==> flow/design.v <==
module EX (
    input clk,
    input rst_n,
    input en,
    input stage_ID_EX__EX_regwrite,
    input stage_ID_EX__EX_memtoreg,
    input stage_ID_EX__EX_memread,
    input stage_ID_EX__EX_memwrite,
    input stage_ID_EX__EX_alusrc,
    input [1:0] stage_ID_EX__EX_aluop,
    input stage_ID_EX__EX_regdst,
    input stage_ID_EX__EX_sys_en,
    input [31:0]stage_ID_EX__EX_rs_data,
    input [31:0]stage_ID_EX__EX_rt_data,
    input [4:0]stage_ID_EX__EX_rs_id,
    input [4:0]stage_ID_EX__EX_rt_id,
    input [4:0]stage_ID_EX__EX_rd_id,
    input [31:0]stage_ID_EX__EX_sign_ext,
    input [2:0]stage_ID_EX__EX_funct3,
    input sys__EX_done,
    output reg stage_EX_MEM__MEM_regwrite,
    output reg stage_EX_MEM__MEM_memtoreg,
    output reg stage_EX_MEM__MEM_memread,
    output reg stage_EX_MEM__MEM_memwrite,
    output reg [31:0] stage_EX_MEM__MEM_alures,
    output reg [31:0] stage_EX_MEM__MEM_store_data,
    output reg [4:0]  stage_EX_MEM__MEM_rd_id,
    output EX__HDUbr_regwrite,
    output EX__HDU_memread,
    output [4:0] EX__HDU_HDUbr_rd_id,
    output reg  EX_stall_for_sys,
    input  FU__EX_rs_wb,
    input  FU__EX_rs_mem,
    input  FU__EX_rt_wb,
    input  FU__EX_rt_mem,
    input [31:0]  WB__EX_for_help,
    input [31:0]  MEM__EX_for_help
);
localparam S0 = 0;  
localparam S1 = 1;  
wire [31:0] FMP1_out_rs;
wire [31:0] FMP1_out_rt;
wire [31:0] FMP2_out_rs;
wire [31:0] FMP2_out_rt;
wire [31:0] alu_in_rs;
wire [31:0] alu_in_rt;
reg  [31:0] alu_res;
assign FMP1_out_rs = (FU__EX_rs_wb)?WB__EX_for_help:stage_ID_EX__EX_rs_data;
assign FMP1_out_rt = (FU__EX_rt_wb)?WB__EX_for_help:stage_ID_EX__EX_rt_data;
assign FMP2_out_rs = (FU__EX_rs_mem)?MEM__EX_for_help:FMP1_out_rs;
assign FMP2_out_rt = (FU__EX_rt_mem)?MEM__EX_for_help:FMP1_out_rt;
assign alu_in_rs = FMP2_out_rs;
assign alu_in_rt = (stage_ID_EX__EX_alusrc)?stage_ID_EX__EX_sign_ext:FMP2_out_rt;
always@* begin
    case ({stage_ID_EX__EX_aluop,stage_ID_EX__EX_funct3})
        5'b00000: alu_res = alu_in_rs+alu_in_rt;
        5'b01000: alu_res = alu_in_rs+alu_in_rt;
        5'b10000: alu_res = alu_in_rs-alu_in_rt;
        5'b01001: alu_res = alu_in_rs<<alu_in_rt[4:0];
        5'b01101: alu_res = alu_in_rs>>alu_in_rt[4:0];
        5'b10101: alu_res = $signed(alu_in_rs)>>>alu_in_rt[4:0];
        5'b01100: alu_res = alu_in_rs^alu_in_rt;
        5'b01110: alu_res = alu_in_rs|alu_in_rt;
        5'b01111: alu_res = alu_in_rs&alu_in_rt;
        default: alu_res = 32'b0;   
    endcase
end
reg curr_state , next_state;
always@(posedge clk) begin
    if (!rst_n) begin
        curr_state <= 0;
    end
    else begin
        curr_state <= next_state;
    end
end
always@* begin
    next_state = curr_state;
    EX_stall_for_sys = 0;
    case(curr_state) 
        S0: begin
                if (stage_ID_EX__EX_sys_en) begin
                    next_state = S1;
                    EX_stall_for_sys = 1;
                end
        end
        S1: begin
                if(!sys__EX_done)
                    EX_stall_for_sys = 1;
                else begin
                    EX_stall_for_sys = 0;
                    next_state = S0;
                end
        end
    endcase
end
always@(posedge clk) begin
    if(!rst_n) begin
        stage_EX_MEM__MEM_regwrite <= 0;
        stage_EX_MEM__MEM_memtoreg <= 0;
        stage_EX_MEM__MEM_memread <= 0;
        stage_EX_MEM__MEM_memwrite <= 0;
        stage_EX_MEM__MEM_alures <= 0;
        stage_EX_MEM__MEM_store_data <= 0;
        stage_EX_MEM__MEM_rd_id <= 0;
    end
    else begin
        if(en) begin
            stage_EX_MEM__MEM_regwrite <= EX_stall_for_sys?0:stage_ID_EX__EX_regwrite;
            stage_EX_MEM__MEM_memtoreg <= EX_stall_for_sys?0:stage_ID_EX__EX_memtoreg;
            stage_EX_MEM__MEM_memread  <= EX_stall_for_sys?0:stage_ID_EX__EX_memread;
            stage_EX_MEM__MEM_memwrite <= EX_stall_for_sys?0:stage_ID_EX__EX_memwrite;
            stage_EX_MEM__MEM_alures   <= alu_res;
            stage_EX_MEM__MEM_store_data <= FMP2_out_rt;
            stage_EX_MEM__MEM_rd_id      <= stage_ID_EX__EX_regdst?stage_ID_EX__EX_rd_id:stage_ID_EX__EX_rt_id; 
        end
    end
end
assign EX__HDU_HDUbr_rd_id = stage_ID_EX__EX_regdst?stage_ID_EX__EX_rd_id:stage_ID_EX__EX_rt_id;
assign EX__HDU_memread = stage_ID_EX__EX_memread;
assign EX__HDUbr_regwrite = stage_ID_EX__EX_regwrite;
endmodule
== Reports on EX ==
What the tools print for EX, step after step.
Line numbers count from 1 in the design file above.
Cell names lack the library's common part.
The mark -- stands for no value.

* Design top: EX
* Clock port: clk
* Cell library: sky130hd
* Library corner: tt_025C_1v80

== Elaborated design ==
Counts by Yosys on the flattened word-level netlist (proc, flatten, opt, wreduce; memories kept). Register bits leave out memories and registers merged into their read ports (data or address); mux counts leave out enables and synchronous resets folded into registers. Print and check cells are left out. Cells with the same type and inputs are merged into one.

* Output and inout port bits: 81
* Flip-flop bits (word level): 74

* Equal/unequal tests: 8
* Bitwise logic cells: 4
* Reductions and logical operators: 2
* Add/subtract/negate cells: 2
* Shift-type cells: 3
* Mux-type cells: 14

{| class="wikitable"
|+ Operator list
! cell !! count
|-
| parallel mux 32 bit (select 8 bit) || 1
|-
| 2-to-1 mux 32 bit || 5
|-
| adder 32 bit || 1
|-
| subtractor 32 bit || 1
|-
| bitwise AND 32 bit || 1
|-
| bitwise OR 32 bit || 1
|-
| XOR 32 bit || 1
|-
| left shift 32 x 5 -> 32 bit || 1
|-
| >> shifter 32 x 5 -> 32 bit || 1
|-
| >>> shifter 32 x 5 -> 32 bit || 1
|-
| == test 5 x 4 -> 1 bit with constant B || 6
|-
| == test 5 bit with constant B || 2
|-
| 2-to-1 mux 1 bit || 6
|-
| logical NOT 5 bit || 1
|-
| 2-to-1 mux 5 bit || 1
|-
| OR reduction 2 bit || 1
|-
| parallel mux 1 bit (select 2 bit) || 1
|-
| inverter 1 bit || 1
|}

== Depth ==
Depth = most cells in a row (Yosys ltp): at word level without a register or memory, in the mapped netlist without a sequential cell, where the memories' decode and read muxes count.

* Depth after elaboration: 5
* ABC_AREA: 1
* Mapped depth: 32
* Mapped depth without buffers: 30

== After synthesis ==
Source: synth_stat.txt of the flow (Yosys; design flattened, memories mapped). It holds for the ABC_AREA given above (unset counts as 0); a run with the other value may have another netlist.

{| class="wikitable"
|+ Cells by type
! type !! count
|-
| nand2_1 || 859
|-
| nand3_1 || 364
|-
| dfxtp_1 || 74
|-
| ha_1 || 97
|-
| a21oi_1 || 144
|-
| inv_1 || 175
|-
| o21ai_0 || 118
|-
| nor2_1 || 127
|-
| xor2_1 || 32
|-
| buf_2 || 48
|-
| nand2_2 || 31
|-
| o21ai_1 || 33
|-
| buf_6 || 14
|-
| nand3_2 || 15
|-
| clkbuf_1 || 39
|-
| o21a_1 || 19
|-
| a221oi_1 || 15
|-
| buf_4 || 17
|}

Other cell types: 38; their cells: 165.

* Sequential part of the area: 0.0014814 mm^2
* Flip-flop cells: 74
* Cell count: 2386
* Buffers: 124
* Mapped area: 0.0131226 mm^2

== Path before layout ==
Source: OpenSTA report_checks on the synthesized netlist (no wires, ideal clock, input and output delay 20% of the period each), path of least setup slack; recovery checks are left aside. Register names are those of the netlist, which keeps one name where synthesis merged equal registers.

* Kind: in2reg
* Start point: input FU__EX_rt_wb
* End point: register stage_EX_MEM__MEM_alures[24]
* Buffers on the path: 3
* Stages: 32
* External input delay: 1.040 ns
* Path slack: 0.841 ns
* Delay of the path: 3.319 ns
* Launch time at the first pin: 1.040 ns
* Required time: 5.066 ns
* Data arrival time: 4.225 ns
* Clock period: 5.2 ns
* Synthesis period reached: 4.359 ns

"delay of the path" is the arrival time less input delay plus setup time.
"stages": output pins that drive a net of the path, with the launching flip-flop's if there is one; two outputs of one cell count as two.
"synthesis period reached" = period - worst setup slack (recovery checks aside). The figure is calculated, with input and output delays left at 20% of the set period.
Between the ends stands the longest chain of elaborated cells between them, by number of cells; it is not shown to be the way that was timed. Of several equally long chains one is given.
A line is the first line of the expression or statement that the cell stems from. Yosys adds cells for indexed reads and writes and turns some case tables into memories.

* Cell sequence: buf_4 -> inv_4 -> nand2_1 -> nand3_1 -> nand3_2 -> nand2_2 -> inv_2 -> buf_6 -> buf_2 -> ha_1 -> nand3_2 -> nor2_4 -> inv_1 -> o21ai_1 -> a31oi_1 -> xor2_1 -> ha_1 -> nand2_1 -> nor2_1 -> inv_1 -> nor2_1 -> nand4_1 -> nand3_1 -> nand2_1 -> nand2_1 -> nand2_1 -> nand2_1 -> nor2_1 -> nor2_1 -> nand3_1 -> nand2_1 -> a21oi_1
* Cells in the longest elaborated chain: 5

{| class="wikitable"
|+ RTL lines, path after synthesis
! what !! RTL line !! RTL
|-
| start, declared || 34 || <nowiki>input  FU__EX_rt_wb,</nowiki>
|-
| 2-to-1 mux 32 bit || 49 || <nowiki>assign FMP1_out_rt = (FU__EX_rt_wb)?WB__EX_for_help:stage_ID_EX__EX_rt_data;</nowiki>
|-
| 2-to-1 mux 32 bit || 51 || <nowiki>assign FMP2_out_rt = (FU__EX_rt_mem)?MEM__EX_for_help:FMP1_out_rt;</nowiki>
|-
| 2-to-1 mux 32 bit || 53 || <nowiki>assign alu_in_rt = (stage_ID_EX__EX_alusrc)?stage_ID_EX__EX_sign_ext:FMP2_out_rt;</nowiki>
|-
| subtractor 32 bit || 58 || <nowiki>5'b10000: alu_res = alu_in_rs-alu_in_rt;</nowiki>
|-
| parallel mux 32 bit (select 8 bit) || 55 || <nowiki>case ({stage_ID_EX__EX_aluop,stage_ID_EX__EX_funct3})</nowiki>
|-
| end, assigned || 103 || <nowiki>stage_EX_MEM__MEM_alures <= 0;</nowiki>
|-
| end, assigned || 113 || <nowiki>stage_EX_MEM__MEM_alures   <= alu_res;</nowiki>
|-
| end, declared || 25 || <nowiki>output reg [31:0] stage_EX_MEM__MEM_alures,</nowiki>
|}

== Worst path after layout ==
Path of least setup slack in the final report of entry A (OpenROAD, finished layout, wires in). Where an end is a register, its clock arrival counts in the times.

* Kind: in2reg
* Start point: input MEM__EX_for_help[1]
* End point: register stage_EX_MEM__MEM_alures[24]
* Clock period: 5.2 ns
* Data arrival time: 5.31 ns
* External input delay: 1.04 ns
* Stages: 30
* Required time: 5.43 ns
* Path slack: 0.12 ns
* Launch time at the first pin: 1.04 ns
* Buffers on the path: 3

Between the ends stands the longest chain of elaborated cells between them, by number of cells; it is not shown to be the way that was timed. Of several equally long chains one is given.

* Cell sequence: clkdlybuf4s50_1 -> or2_1 -> nand3_2 -> nand2_2 -> inv_2 -> buf_8 -> buf_12 -> ha_4 -> nand3_4 -> nor2_4 -> inv_1 -> o21ai_2 -> a31oi_1 -> xor2_1 -> ha_1 -> nand2_1 -> nor2_2 -> inv_1 -> nor2_4 -> nand4_1 -> nand3_2 -> nand2_1 -> nand2_1 -> nand2_1 -> nand2_1 -> nor2_1 -> nor2_1 -> nand3_1 -> nand2_1 -> a21oi_1
* Cells in the longest elaborated chain: 4

{| class="wikitable"
|+ RTL lines, path after layout
! what !! RTL line !! RTL
|-
| start, declared || 37 || <nowiki>input [31:0]  MEM__EX_for_help</nowiki>
|-
| 2-to-1 mux 32 bit || 51 || <nowiki>assign FMP2_out_rt = (FU__EX_rt_mem)?MEM__EX_for_help:FMP1_out_rt;</nowiki>
|-
| 2-to-1 mux 32 bit || 53 || <nowiki>assign alu_in_rt = (stage_ID_EX__EX_alusrc)?stage_ID_EX__EX_sign_ext:FMP2_out_rt;</nowiki>
|-
| subtractor 32 bit || 58 || <nowiki>5'b10000: alu_res = alu_in_rs-alu_in_rt;</nowiki>
|-
| parallel mux 32 bit (select 8 bit) || 55 || <nowiki>case ({stage_ID_EX__EX_aluop,stage_ID_EX__EX_funct3})</nowiki>
|-
| end, assigned || 103 || <nowiki>stage_EX_MEM__MEM_alures <= 0;</nowiki>
|-
| end, assigned || 113 || <nowiki>stage_EX_MEM__MEM_alures   <= alu_res;</nowiki>
|-
| end, declared || 25 || <nowiki>output reg [31:0] stage_EX_MEM__MEM_alures,</nowiki>
|}

--- measured runs ---
EX through Yosys and OpenROAD on sky130hd: 3 stored runs, unordered, with their settings and measured results. The constraints put input and output delay at 20% of the set period each and load the outputs with 0.01 pF.
By "achieved clock period" is meant the clock period of the run minus its worst setup slack. This is arithmetic on one report: input and output delays are still those of the set period (20% each).
"worst setup path time": the worst setup path's part of the clock period (all of it between registers, 20% less for each end at a port) less its slack. A launch clock that arrives late makes it longer, a capture clock that arrives late makes it shorter.
"power" rests on the timing tool's default activity at the inputs, not on a simulated workload.

Entry A
==> flow/run.sh <==
#!/bin/bash
# the make line also repeats the synthesis and layout settings of config.mk as NAME=value (left out here)
make -C /OpenROAD-flow-scripts/flow DESIGN_CONFIG=/design/flow/config.mk WORK_HOME=/design/flow/orfs CLKGATE_MAP_FILE= finish
==> flow/config.mk <==
export PLATFORM = sky130hd
export DESIGN_NAME = EX
export DESIGN_NICKNAME = EX
export VERILOG_FILES = /design/flow/design.v
export SDC_FILE = /design/flow/constraint.sdc
export NUM_CORES = 4
export LEC_CHECK = 0
export ABC_AREA = 1
export CAP_MARGIN = 20
export CELL_PAD_IN_SITES_GLOBAL_PLACEMENT = 1
export CORE_ASPECT_RATIO = 0.99
export CORE_MARGIN = 3
export CORE_UTILIZATION = 40
export CTS_CLUSTER_DIAMETER = 270
export GPL_TIMING_DRIVEN = 0
export MAX_ROUTING_LAYER = met4
export PLACE_DENSITY_LB_ADDON = 0.08
export SLEW_MARGIN = 35
==> flow/constraint.sdc <==
create_clock -name core_clock -period 5.2 [get_ports {clk}]
set_input_delay 1.0400 -clock core_clock [delete_from_list [all_inputs] [get_ports {clk}]]
set_output_delay 1.0400 -clock core_clock [all_outputs]
set_load 0.01 [all_outputs]

==> results of entry A <==
chip area after synthesis (Yosys): 0.0131226 mm^2
die area: 0.0350168 mm^2
utilization: 52.8%
worst setup slack after layout: 0.122 ns
worst hold slack: 0.463 ns
power: 3.408 mW
achieved clock period: 5.078 ns
worst setup path time: 4.04 ns
worst setup path kind: in2reg

Entry B
==> flow/run.sh <==
#!/bin/bash
# the make line also repeats the synthesis and layout settings of config.mk as NAME=value (left out here)
make -C /OpenROAD-flow-scripts/flow DESIGN_CONFIG=/design/flow/config.mk WORK_HOME=/design/flow/orfs CLKGATE_MAP_FILE= finish
==> flow/config.mk <==
export PLATFORM = sky130hd
export DESIGN_NAME = EX
export DESIGN_NICKNAME = EX
export VERILOG_FILES = /design/flow/design.v
export SDC_FILE = /design/flow/constraint.sdc
export NUM_CORES = 4
export LEC_CHECK = 0
export CAP_MARGIN = 20
export CORE_MARGIN = 2
export CORE_UTILIZATION = 40
export SLEW_MARGIN = 20
==> flow/constraint.sdc <==
create_clock -name core_clock -period 5.2 [get_ports {clk}]
set_input_delay 1.0400 -clock core_clock [delete_from_list [all_inputs] [get_ports {clk}]]
set_output_delay 1.0400 -clock core_clock [all_outputs]
set_load 0.01 [all_outputs]

==> results of entry B <==
chip area after synthesis (Yosys): 0.0132152 mm^2
die area: 0.0345086 mm^2
utilization: 56.7%
worst setup slack after layout: 0.180 ns
worst hold slack: 0.464 ns
power: 3.718 mW
achieved clock period: 5.020 ns
worst setup path time: 3.98 ns
worst setup path kind: in2reg

Entry C
==> flow/run.sh <==
#!/bin/bash
# the make line also repeats the synthesis and layout settings of config.mk as NAME=value (left out here)
make -C /OpenROAD-flow-scripts/flow DESIGN_CONFIG=/design/flow/config.mk WORK_HOME=/design/flow/orfs CLKGATE_MAP_FILE= finish
==> flow/config.mk <==
export PLATFORM = sky130hd
export DESIGN_NAME = EX
export DESIGN_NICKNAME = EX
export VERILOG_FILES = /design/flow/design.v
export SDC_FILE = /design/flow/constraint.sdc
export NUM_CORES = 4
export LEC_CHECK = 0
export ABC_AREA = 0
export CAP_MARGIN = 20
export CELL_PAD_IN_SITES_GLOBAL_PLACEMENT = 1
export CORE_ASPECT_RATIO = 0.62
export CORE_MARGIN = 7
export CORE_UTILIZATION = 67
export GPL_TIMING_DRIVEN = 1
export MAX_ROUTING_LAYER = met5
export PLACE_DENSITY = 0.6
export SETUP_SLACK_MARGIN = 0.13
export SLEW_MARGIN = 20
==> flow/constraint.sdc <==
create_clock -name core_clock -period 4.96 [get_ports {clk}]
set_input_delay 0.9920 -clock core_clock [delete_from_list [all_inputs] [get_ports {clk}]]
set_output_delay 0.9920 -clock core_clock [all_outputs]
set_load 0.01 [all_outputs]

==> results of entry C <==
did not finish, placement stopped with GPL-0301
--- end ---
